==> flow/design.v <==
module pwm_hw(
input clk,      			 
input reset,  			     
input red,                   
input green,                 
input blue,                  
output [19:0] Red_High_HW,   
output [19:0] Red_Low_HW,    
output [19:0] Green_High_HW, 
output [19:0] Green_Low_HW,  
output [19:0] Blue_High_HW,  
output [19:0] Blue_Low_HW    
             );
HW_PWM Red(.clk(clk),.reset(reset),.Colour_input(red),.High_Count(Red_High_HW),.Low_Count(Red_Low_HW));           
HW_PWM Green(.clk(clk),.reset(reset),.Colour_input(green),.High_Count(Green_High_HW), .Low_Count(Green_Low_HW));  
HW_PWM Blue(.clk(clk),.reset(reset),.Colour_input(blue),.High_Count(Blue_High_HW), .Low_Count(Blue_Low_HW));      
endmodule
module HW_PWM(
input clk,                     
input reset,                   
input Colour_input,            
output reg [19:0] High_Count,  
output reg [19:0] Low_Count    
            );
reg PrevPwm;                   
reg [19:0]Count;               
always@(posedge clk)
begin
if (!reset)                    
    begin
	Count<=20'b0;
	High_Count<=20'b0;
	Low_Count<=20'b0;          
	PrevPwm<=1'b0;
	end
else if(Colour_input==1)       
   begin
	if(PrevPwm!=Colour_input)  
		begin
 		Low_Count<=Count;      
		PrevPwm<=1'b1;         
		Count<=20'b0;          
		end
	else
		begin                  
		Count<=Count+1'b1;     
		end
  end
else if(Colour_input==0)       
	begin
	if(PrevPwm!=Colour_input)  
		begin
		High_Count<=Count;     
		PrevPwm<=Colour_input; 
		Count<=20'b0;          
		end
else
     begin                     
     Count<=Count+1'b1;        
     end     
end
end			
endmodule			
==> reports on pwm_hw <==
Reports on pwm_hw
Each step is given for the RTL above and for the edited RTL.
Lines under "before" count in the file above, lines under "after" in the edited file.
"delta" is "after" less "before", of the values as shown; "rel_change_pct" is that difference over "before", in percent.
Operators carry their Yosys type and port widths (W data, S select, Z words).
Cell names lack the library's common part.
{"block": "inputs", "top_module": "pwm_hw", "clk_port": "clk", "lib": "sky130hd", "pvt_corner": "tt_025C_1v80"}

Edit of the RTL
Unified diff, file above to edited file.
A script made this edit. It changes what the design does and was not meant as an optimisation.
begin of diff
@@ -14,5 +14,11 @@
 HW_PWM Red(.clk(clk),.reset(reset),.Colour_input(red),.High_Count(Red_High_HW),.Low_Count(Red_Low_HW));           
 HW_PWM Green(.clk(clk),.reset(reset),.Colour_input(green),.High_Count(Green_High_HW), .Low_Count(Green_Low_HW));  
-HW_PWM Blue(.clk(clk),.reset(reset),.Colour_input(blue),.High_Count(Blue_High_HW), .Low_Count(Blue_Low_HW));      
+wire [19:0] Blue_Low_HW_p, Blue_Low_HW_n;
+wire [19:0] Blue_High_HW_p, Blue_High_HW_n;
+HW_PWM Blue(.clk(clk),.reset(reset),.Colour_input(blue),.High_Count(Blue_High_HW_p), .Low_Count(Blue_Low_HW_p));      
+HW_PWM Blue_2 (.clk(clk), .reset(reset), .Colour_input(~blue), .High_Count(Blue_High_HW_n),
+    .Low_Count(Blue_Low_HW_n));
+assign Blue_Low_HW = Blue_Low_HW_p ^ Blue_Low_HW_n;
+assign Blue_High_HW = Blue_High_HW_p ^ Blue_High_HW_n;
 endmodule
 module HW_PWM(
end of diff

After elaboration
Source: Yosys, flattened and elaborated, memories not mapped. Widths are those after wreduce. Registers that Yosys merges into a memory's read port (data or address) are not register bits. Print and check cells do not count. Equal cells are merged and count once.
{"block": "word_totals", "item": "regBits", "before": 183, "after": 244, "delta": 61, "rel_change_pct": 33.33}
{"block": "classes", "item": "mux", "before": 9, "after": 12, "delta": 3, "rel_change_pct": 33.33}
{"block": "classes", "item": "n_logic", "before": 4, "after": 6, "delta": 2, "rel_change_pct": 50.00}
{"block": "classes", "item": "reduce_and_logical", "before": 9, "after": 12, "delta": 3, "rel_change_pct": 33.33}
{"block": "classes", "item": "eq_ne", "before": 3, "after": 4, "delta": 1, "rel_change_pct": 33.33}
{"block": "classes", "item": "n_addsub", "before": 3, "after": 4, "delta": 1, "rel_change_pct": 33.33}
{"block": "op_table", "cell": "$mux W1", "before": 9, "after": 12, "delta": 3, "rel_change_pct": 33.33}
{"block": "op_table", "cell": "$reduce_and A2 Y1", "before": 6, "after": 8, "delta": 2, "rel_change_pct": 33.33}
{"block": "op_table", "cell": "$xor A20 B20 Y20", "before": 0, "after": 2, "delta": 2}
{"block": "op_table", "cell": "$add A20 B1 Y20 const B", "before": 3, "after": 4, "delta": 1, "rel_change_pct": 33.33}
{"block": "op_table", "cell": "$ne A1 B1 Y1", "before": 3, "after": 4, "delta": 1, "rel_change_pct": 33.33}
{"block": "op_table", "cell": "$reduce_or A2 Y1", "before": 3, "after": 4, "delta": 1, "rel_change_pct": 33.33}
{"block": "op_table", "cell": "$not A1 Y1", "before": 4, "after": 4, "delta": 0, "rel_change_pct": 0.00}

Longest topological paths
Yosys ltp: most cells in a row. Word level: on the elaborated netlist, between registers, memories and ports. Mapped: between sequential cells and ports; inverters and the memories' decode and read muxes count.
{"block": "logic_depth", "item": "ltp_word", "before": 3, "after": 4, "delta": 1, "rel_change_pct": 33.33}
{"block": "logic_depth", "item": "ABC_AREA", "before": "0", "after": "0"}
{"block": "logic_depth", "item": "ltp_mapped", "before": 6, "after": 7, "delta": 1, "rel_change_pct": 16.67}
{"block": "logic_depth", "item": "mapped_depth_nobuf", "before": 5, "after": 5, "delta": 0, "rel_change_pct": 0.00}

After synthesis
The flow's flattened synthesis, as Yosys stat reports it; memories are mapped. The netlist is that of the ABC_AREA named above (0 if unset); the other value can give another one.
{"block": "by_type", "cell_type": "dfxtp_1", "before": 183, "after": 244, "delta": 61, "rel_change_pct": 33.33}
{"block": "by_type", "cell_type": "xor2_1", "before": 13, "after": 60, "delta": 47, "rel_change_pct": 361.54}
{"block": "by_type", "cell_type": "nor2b_1", "before": 123, "after": 163, "delta": 40, "rel_change_pct": 32.52}
{"block": "by_type", "cell_type": "mux2i_1", "before": 125, "after": 164, "delta": 39, "rel_change_pct": 31.20}
{"block": "by_type", "cell_type": "nor2_1", "before": 43, "after": 58, "delta": 15, "rel_change_pct": 34.88}
{"block": "by_type", "cell_type": "clkbuf_1", "before": 34, "after": 45, "delta": 11, "rel_change_pct": 32.35}
{"block": "by_type", "cell_type": "a21oi_1", "before": 13, "after": 24, "delta": 11, "rel_change_pct": 84.62}
{"block": "by_type", "cell_type": "o21ai_0", "before": 11, "after": 20, "delta": 9, "rel_change_pct": 81.82}
{"block": "by_type", "cell_type": "nand3_1", "before": 27, "after": 34, "delta": 7, "rel_change_pct": 25.93}
{"block": "by_type", "cell_type": "or3_1", "before": 12, "after": 19, "delta": 7, "rel_change_pct": 58.33}
{"block": "by_type", "cell_type": "nand4_1", "before": 14, "after": 20, "delta": 6, "rel_change_pct": 42.86}
{"block": "by_type", "cell_type": "nand2_1", "before": 12, "after": 18, "delta": 6, "rel_change_pct": 50.00}
{"block": "by_type", "cell_type": "and4_1", "before": 3, "after": 7, "delta": 4, "rel_change_pct": 133.33}
{"block": "by_type", "cell_type": "inv_1", "before": 11, "after": 14, "delta": 3, "rel_change_pct": 27.27}
{"block": "by_type", "cell_type": "nor3_1", "before": 10, "after": 13, "delta": 3, "rel_change_pct": 30.00}
{"block": "by_type", "cell_type": "ha_1", "before": 9, "after": 12, "delta": 3, "rel_change_pct": 33.33}
{"block": "by_type", "cell_type": "a31o_2", "before": 2, "after": 5, "delta": 3, "rel_change_pct": 150.00}
{"block": "by_type", "cell_type": "and2_1", "before": 0, "after": 3, "delta": 3}
The list need not be complete.
{"block": "synth_totals", "item": "flip_flops", "before": 183, "after": 244, "delta": 61, "rel_change_pct": 33.33}
{"block": "synth_totals", "item": "mapped_area_um2", "before": 7258.2, "after": 10035.9, "delta": 2777.7, "rel_change_pct": 38.27}
{"block": "synth_totals", "item": "cell_count", "before": 703, "after": 982, "delta": 279, "rel_change_pct": 39.69}
By module: a second synthesis without flattening, with its own total; a netlist apart from the flattened one above.
{"block": "unflattened", "item": "cells_unflattened", "before": 705, "after": 981, "delta": 276, "rel_change_pct": 39.15}
{"block": "unflattened", "item": "hier_area_um2", "before": 7319.5, "after": 10113.4, "delta": 2793.9, "rel_change_pct": 38.17}
Each row is one instance without its submodules.
{"block": "modules_before", "mod": "HW_PWM", "instances": 3, "mod_area_um2": 2439.8, "mod_seq_area_um2": 1221.2, "n_cells": 235}
{"block": "modules_before", "mod": "pwm_hw", "instances": 1, "mod_area_um2": 0.0, "mod_seq_area_um2": 0.0, "n_cells": 0}
{"block": "modules_after", "mod": "HW_PWM", "instances": 4, "mod_area_um2": 2439.8, "mod_seq_area_um2": 1221.2, "n_cells": 235}
{"block": "modules_after", "mod": "pwm_hw", "instances": 1, "mod_area_um2": 354.1, "mod_seq_area_um2": 0.0, "n_cells": 41}

Path before layout
OpenSTA on the mapped netlist: ideal clock, no wires. The path of least setup slack (recovery checks aside). Input and output delay are each 20% of the period. Register names are those of the netlist, which keeps one name where synthesis merged equal registers.
{"block": "synth_path", "item": "kind", "before": "in2reg", "after": "reg2reg"}
{"block": "synth_path", "item": "start", "before": "input green", "after": "register Green.Count[0]"}
{"block": "synth_path", "item": "end", "before": "register Green.Count[14]", "after": "register Green.Count[16]"}
{"block": "synth_path", "item": "setup_slack_ns", "before": 0.243, "after": 0.295, "delta": 0.052}
{"block": "synth_path", "item": "path_stages", "before": 6, "after": 6, "delta": 0, "rel_change_pct": 0.00}
{"block": "synth_path", "item": "arrival_time_ns", "before": 1.698, "after": 1.589, "delta": -0.109, "rel_change_pct": -6.42}
{"block": "synth_path", "item": "delay_ns", "before": 1.357, "after": 1.705, "delta": 0.348, "rel_change_pct": 25.64}
{"block": "synth_path", "item": "tclk_ns", "before": 2.0, "after": 2.0, "delta": 0.0, "rel_change_pct": 0.00}
{"block": "synth_path", "item": "t_first_pin_ns", "before": 0.400, "after": 0.000, "delta": -0.400, "rel_change_pct": -100.00}
{"block": "synth_path", "item": "path_buffers", "before": 1, "after": 0, "delta": -1, "rel_change_pct": -100.00}
{"block": "synth_path", "item": "in_delay_ns", "before": 0.400}
{"block": "synth_path", "item": "period_less_setup_slack_ns", "before": 1.757, "after": 1.705, "delta": -0.052, "rel_change_pct": -2.96}
"delay_ns" = arrival - input delay + setup time.
"path_stages": output pins that drive a net of the path, with the launching flip-flop's if there is one; two outputs of one cell count as two.
"period_less_setup_slack_ns" = period - worst setup slack (recovery checks aside). The figure is calculated, with input and output delays left at 20% of the set period.
Between the ends stands the longest chain of elaborated cells between them, by number of cells; it is not shown to be the way that was timed. Of several equally long chains one is given.
A line is the first line of the expression or statement that the cell stems from. Yosys adds cells for indexed reads and writes and turns some case tables into memories.
At most two assigning lines are given for a register; there are more.
{"block": "synth_via_before", "cell_sequence": "inv_1 ha_1 clkbuf_1 nand2_1 or4_1 nand2_1", "elab_chain_cells": 2, "cells_between": 2}
{"block": "synth_rtl_before", "item": "from (decl)", "line_no": 5, "rtl": "input green,"}
{"block": "synth_rtl_before", "item": "$ne A1 B1 Y1", "line_no": 38, "rtl": "if(PrevPwm!=Colour_input)"}
{"block": "synth_rtl_before", "item": "$reduce_or A2 Y1"}
{"block": "synth_rtl_before", "item": "to (assign)", "line_no": 46, "rtl": "Count<=Count+1'b1;"}
{"block": "synth_rtl_before", "item": "to (assign)", "line_no": 59, "rtl": "Count<=Count+1'b1;"}
{"block": "synth_rtl_before", "item": "to (decl)", "line_no": 26, "rtl": "reg [19:0]Count;"}
{"block": "synth_via_after", "cell_sequence": "dfxtp_1 ha_1 nand4_1 nor3_1 a211oi_1 a31o_2", "elab_chain_cells": 1, "cells_between": 1}
{"block": "synth_rtl_after", "item": "from (decl)", "line_no": 32, "rtl": "reg [19:0]Count;"}
{"block": "synth_rtl_after", "item": "from (assign)", "line_no": 52, "rtl": "Count<=Count+1'b1;"}
{"block": "synth_rtl_after", "item": "from (assign)", "line_no": 65, "rtl": "Count<=Count+1'b1;"}
{"block": "synth_rtl_after", "item": "$add A20 B1 Y20", "line_no": 52}
{"block": "synth_rtl_after", "item": "to (assign)", "line_no": 52}
{"block": "synth_rtl_after", "item": "to (assign)", "line_no": 65}
{"block": "synth_rtl_after", "item": "to (decl)", "line_no": 32}

Timing after layout
From the final timing report of each run of pair 1: the path of least setup slack in the routed layout; clock arrival at registers is part of the times.
{"block": "layout_path", "item": "kind", "before": "reg2reg", "after": "reg2out"}
{"block": "layout_path", "item": "start", "before": "register Red.Count[4]", "after": "register Green.Low_Count[18]"}
{"block": "layout_path", "item": "end", "before": "register Red.Count[15]", "after": "output Green_Low_HW[18]"}
{"block": "layout_path", "item": "setup_slack_ns", "before": 0.25, "after": 0.16, "delta": -0.09}
{"block": "layout_path", "item": "path_stages", "before": 5, "after": 2, "delta": -3, "rel_change_pct": -60.00}
{"block": "layout_path", "item": "tclk_ns", "before": 2.0, "after": 2.0, "delta": 0.0, "rel_change_pct": 0.00}
{"block": "layout_path", "item": "path_buffers", "before": 0, "after": 1, "delta": 1}
{"block": "layout_path", "item": "arrival_time_ns", "before": 2.10, "after": 1.44, "delta": -0.66, "rel_change_pct": -31.43}
{"block": "layout_path", "item": "t_first_pin_ns", "before": 0.42, "after": 0.51, "delta": 0.09, "rel_change_pct": 21.43}
Between the ends stands the longest chain of elaborated cells between them, by number of cells; it is not shown to be the way that was timed. Of several equally long chains one is given.
At most two assigning lines are given for a register; there are more.
{"block": "layout_via_before", "cell_sequence": "dfxtp_1 nand4_1 or4_4 or3_1 a21oi_1", "elab_chain_cells": 1, "cells_between": 1}
{"block": "layout_rtl_before", "item": "from (decl)", "line_no": 26, "rtl": "reg [19:0]Count;"}
{"block": "layout_rtl_before", "item": "from (assign)", "line_no": 46, "rtl": "Count<=Count+1'b1;"}
{"block": "layout_rtl_before", "item": "from (assign)", "line_no": 59, "rtl": "Count<=Count+1'b1;"}
{"block": "layout_rtl_before", "item": "$add A20 B1 Y20", "line_no": 46}
{"block": "layout_rtl_before", "item": "to (assign)", "line_no": 46}
{"block": "layout_rtl_before", "item": "to (assign)", "line_no": 59}
{"block": "layout_rtl_before", "item": "to (decl)", "line_no": 26}
{"block": "layout_via_after", "cell_sequence": "dfxtp_1 clkdlybuf4s50_1", "elab_chain_cells": 0, "cells_between": 0, "lines_between": 0}
{"block": "layout_rtl_after", "item": "from (decl)", "line_no": 29, "rtl": "output reg [19:0] Low_Count"}
{"block": "layout_rtl_after", "item": "from (assign)", "line_no": 39, "rtl": "Low_Count<=20'b0;"}
{"block": "layout_rtl_after", "item": "from (assign)", "line_no": 46, "rtl": "Low_Count<=Count;"}
{"block": "layout_rtl_after", "item": "to (decl)", "line_no": 10, "rtl": "output [19:0] Green_Low_HW,"}

Measured runs
Runs of the flow (Yosys, OpenROAD) on both versions; the two runs of a pair have the same settings. The constraints put input and output delay at 20% of the set period each and load the outputs with 0.01 pF.
{"block": "flow_settings_pair_1", "CORE_UTILIZATION": 40, "PLACE_DENSITY": 0.6, "period_ns": 2.0, "CAP_MARGIN": 20, "CORE_MARGIN": 2, "SLEW_MARGIN": 20}
{"block": "measured_pair_1", "item": "setup_ws_ns", "before": 0.246, "after": 0.156, "delta": -0.090}
{"block": "measured_pair_1", "item": "synth_area_um2", "before": 7258.2, "after": 10035.9, "delta": 2777.7, "rel_change_pct": 38.27}
{"block": "measured_pair_1", "item": "final_power_mw", "before": 7.517, "after": 10.228, "delta": 2.711, "rel_change_pct": 36.06}
{"block": "measured_pair_1", "item": "tns_ns", "before": 0.000, "after": 0.000, "delta": 0.000}
{"block": "measured_pair_1", "item": "design.die.area_um2", "before": 19239.1, "after": 26372.1, "delta": 7133.0, "rel_change_pct": 37.08}
{"block": "measured_pair_1", "item": "layout_stdcell_area_um2", "before": 9541.6, "after": 12754.7, "delta": 3213.1, "rel_change_pct": 33.67}
{"block": "flow_settings_pair_2", "CORE_UTILIZATION": 30, "CTS_CLUSTER_DIAMETER": 377, "GPL_ROUTABILITY_DRIVEN": 0, "MIN_ROUTING_LAYER": "met1", "SETUP_SLACK_MARGIN": 0.37, "TNS_END_PERCENT": 80, "period_ns": 1.31, "CAP_MARGIN": 20, "CORE_MARGIN": 2, "SLEW_MARGIN": 20}
{"block": "measured_pair_2", "item": "setup_ws_ns", "before": -0.325, "after": -0.274, "delta": 0.051}
{"block": "measured_pair_2", "item": "synth_area_um2", "before": 7258.2, "after": 10035.9, "delta": 2777.7, "rel_change_pct": 38.27}
{"block": "measured_pair_2", "item": "final_power_mw", "before": 12.014, "after": 17.086, "delta": 5.072, "rel_change_pct": 42.22}
{"block": "measured_pair_2", "item": "tns_ns", "before": -4.538, "after": -8.181, "delta": -3.643}
{"block": "measured_pair_2", "item": "design.die.area_um2", "before": 25454.6, "after": 34931.6, "delta": 9477.0, "rel_change_pct": 37.23}
{"block": "measured_pair_2", "item": "layout_stdcell_area_um2", "before": 12456.9, "after": 16285.6, "delta": 3828.7, "rel_change_pct": 30.74}
"final_power_mw" is the tool's figure for a default switching activity; nothing was simulated.
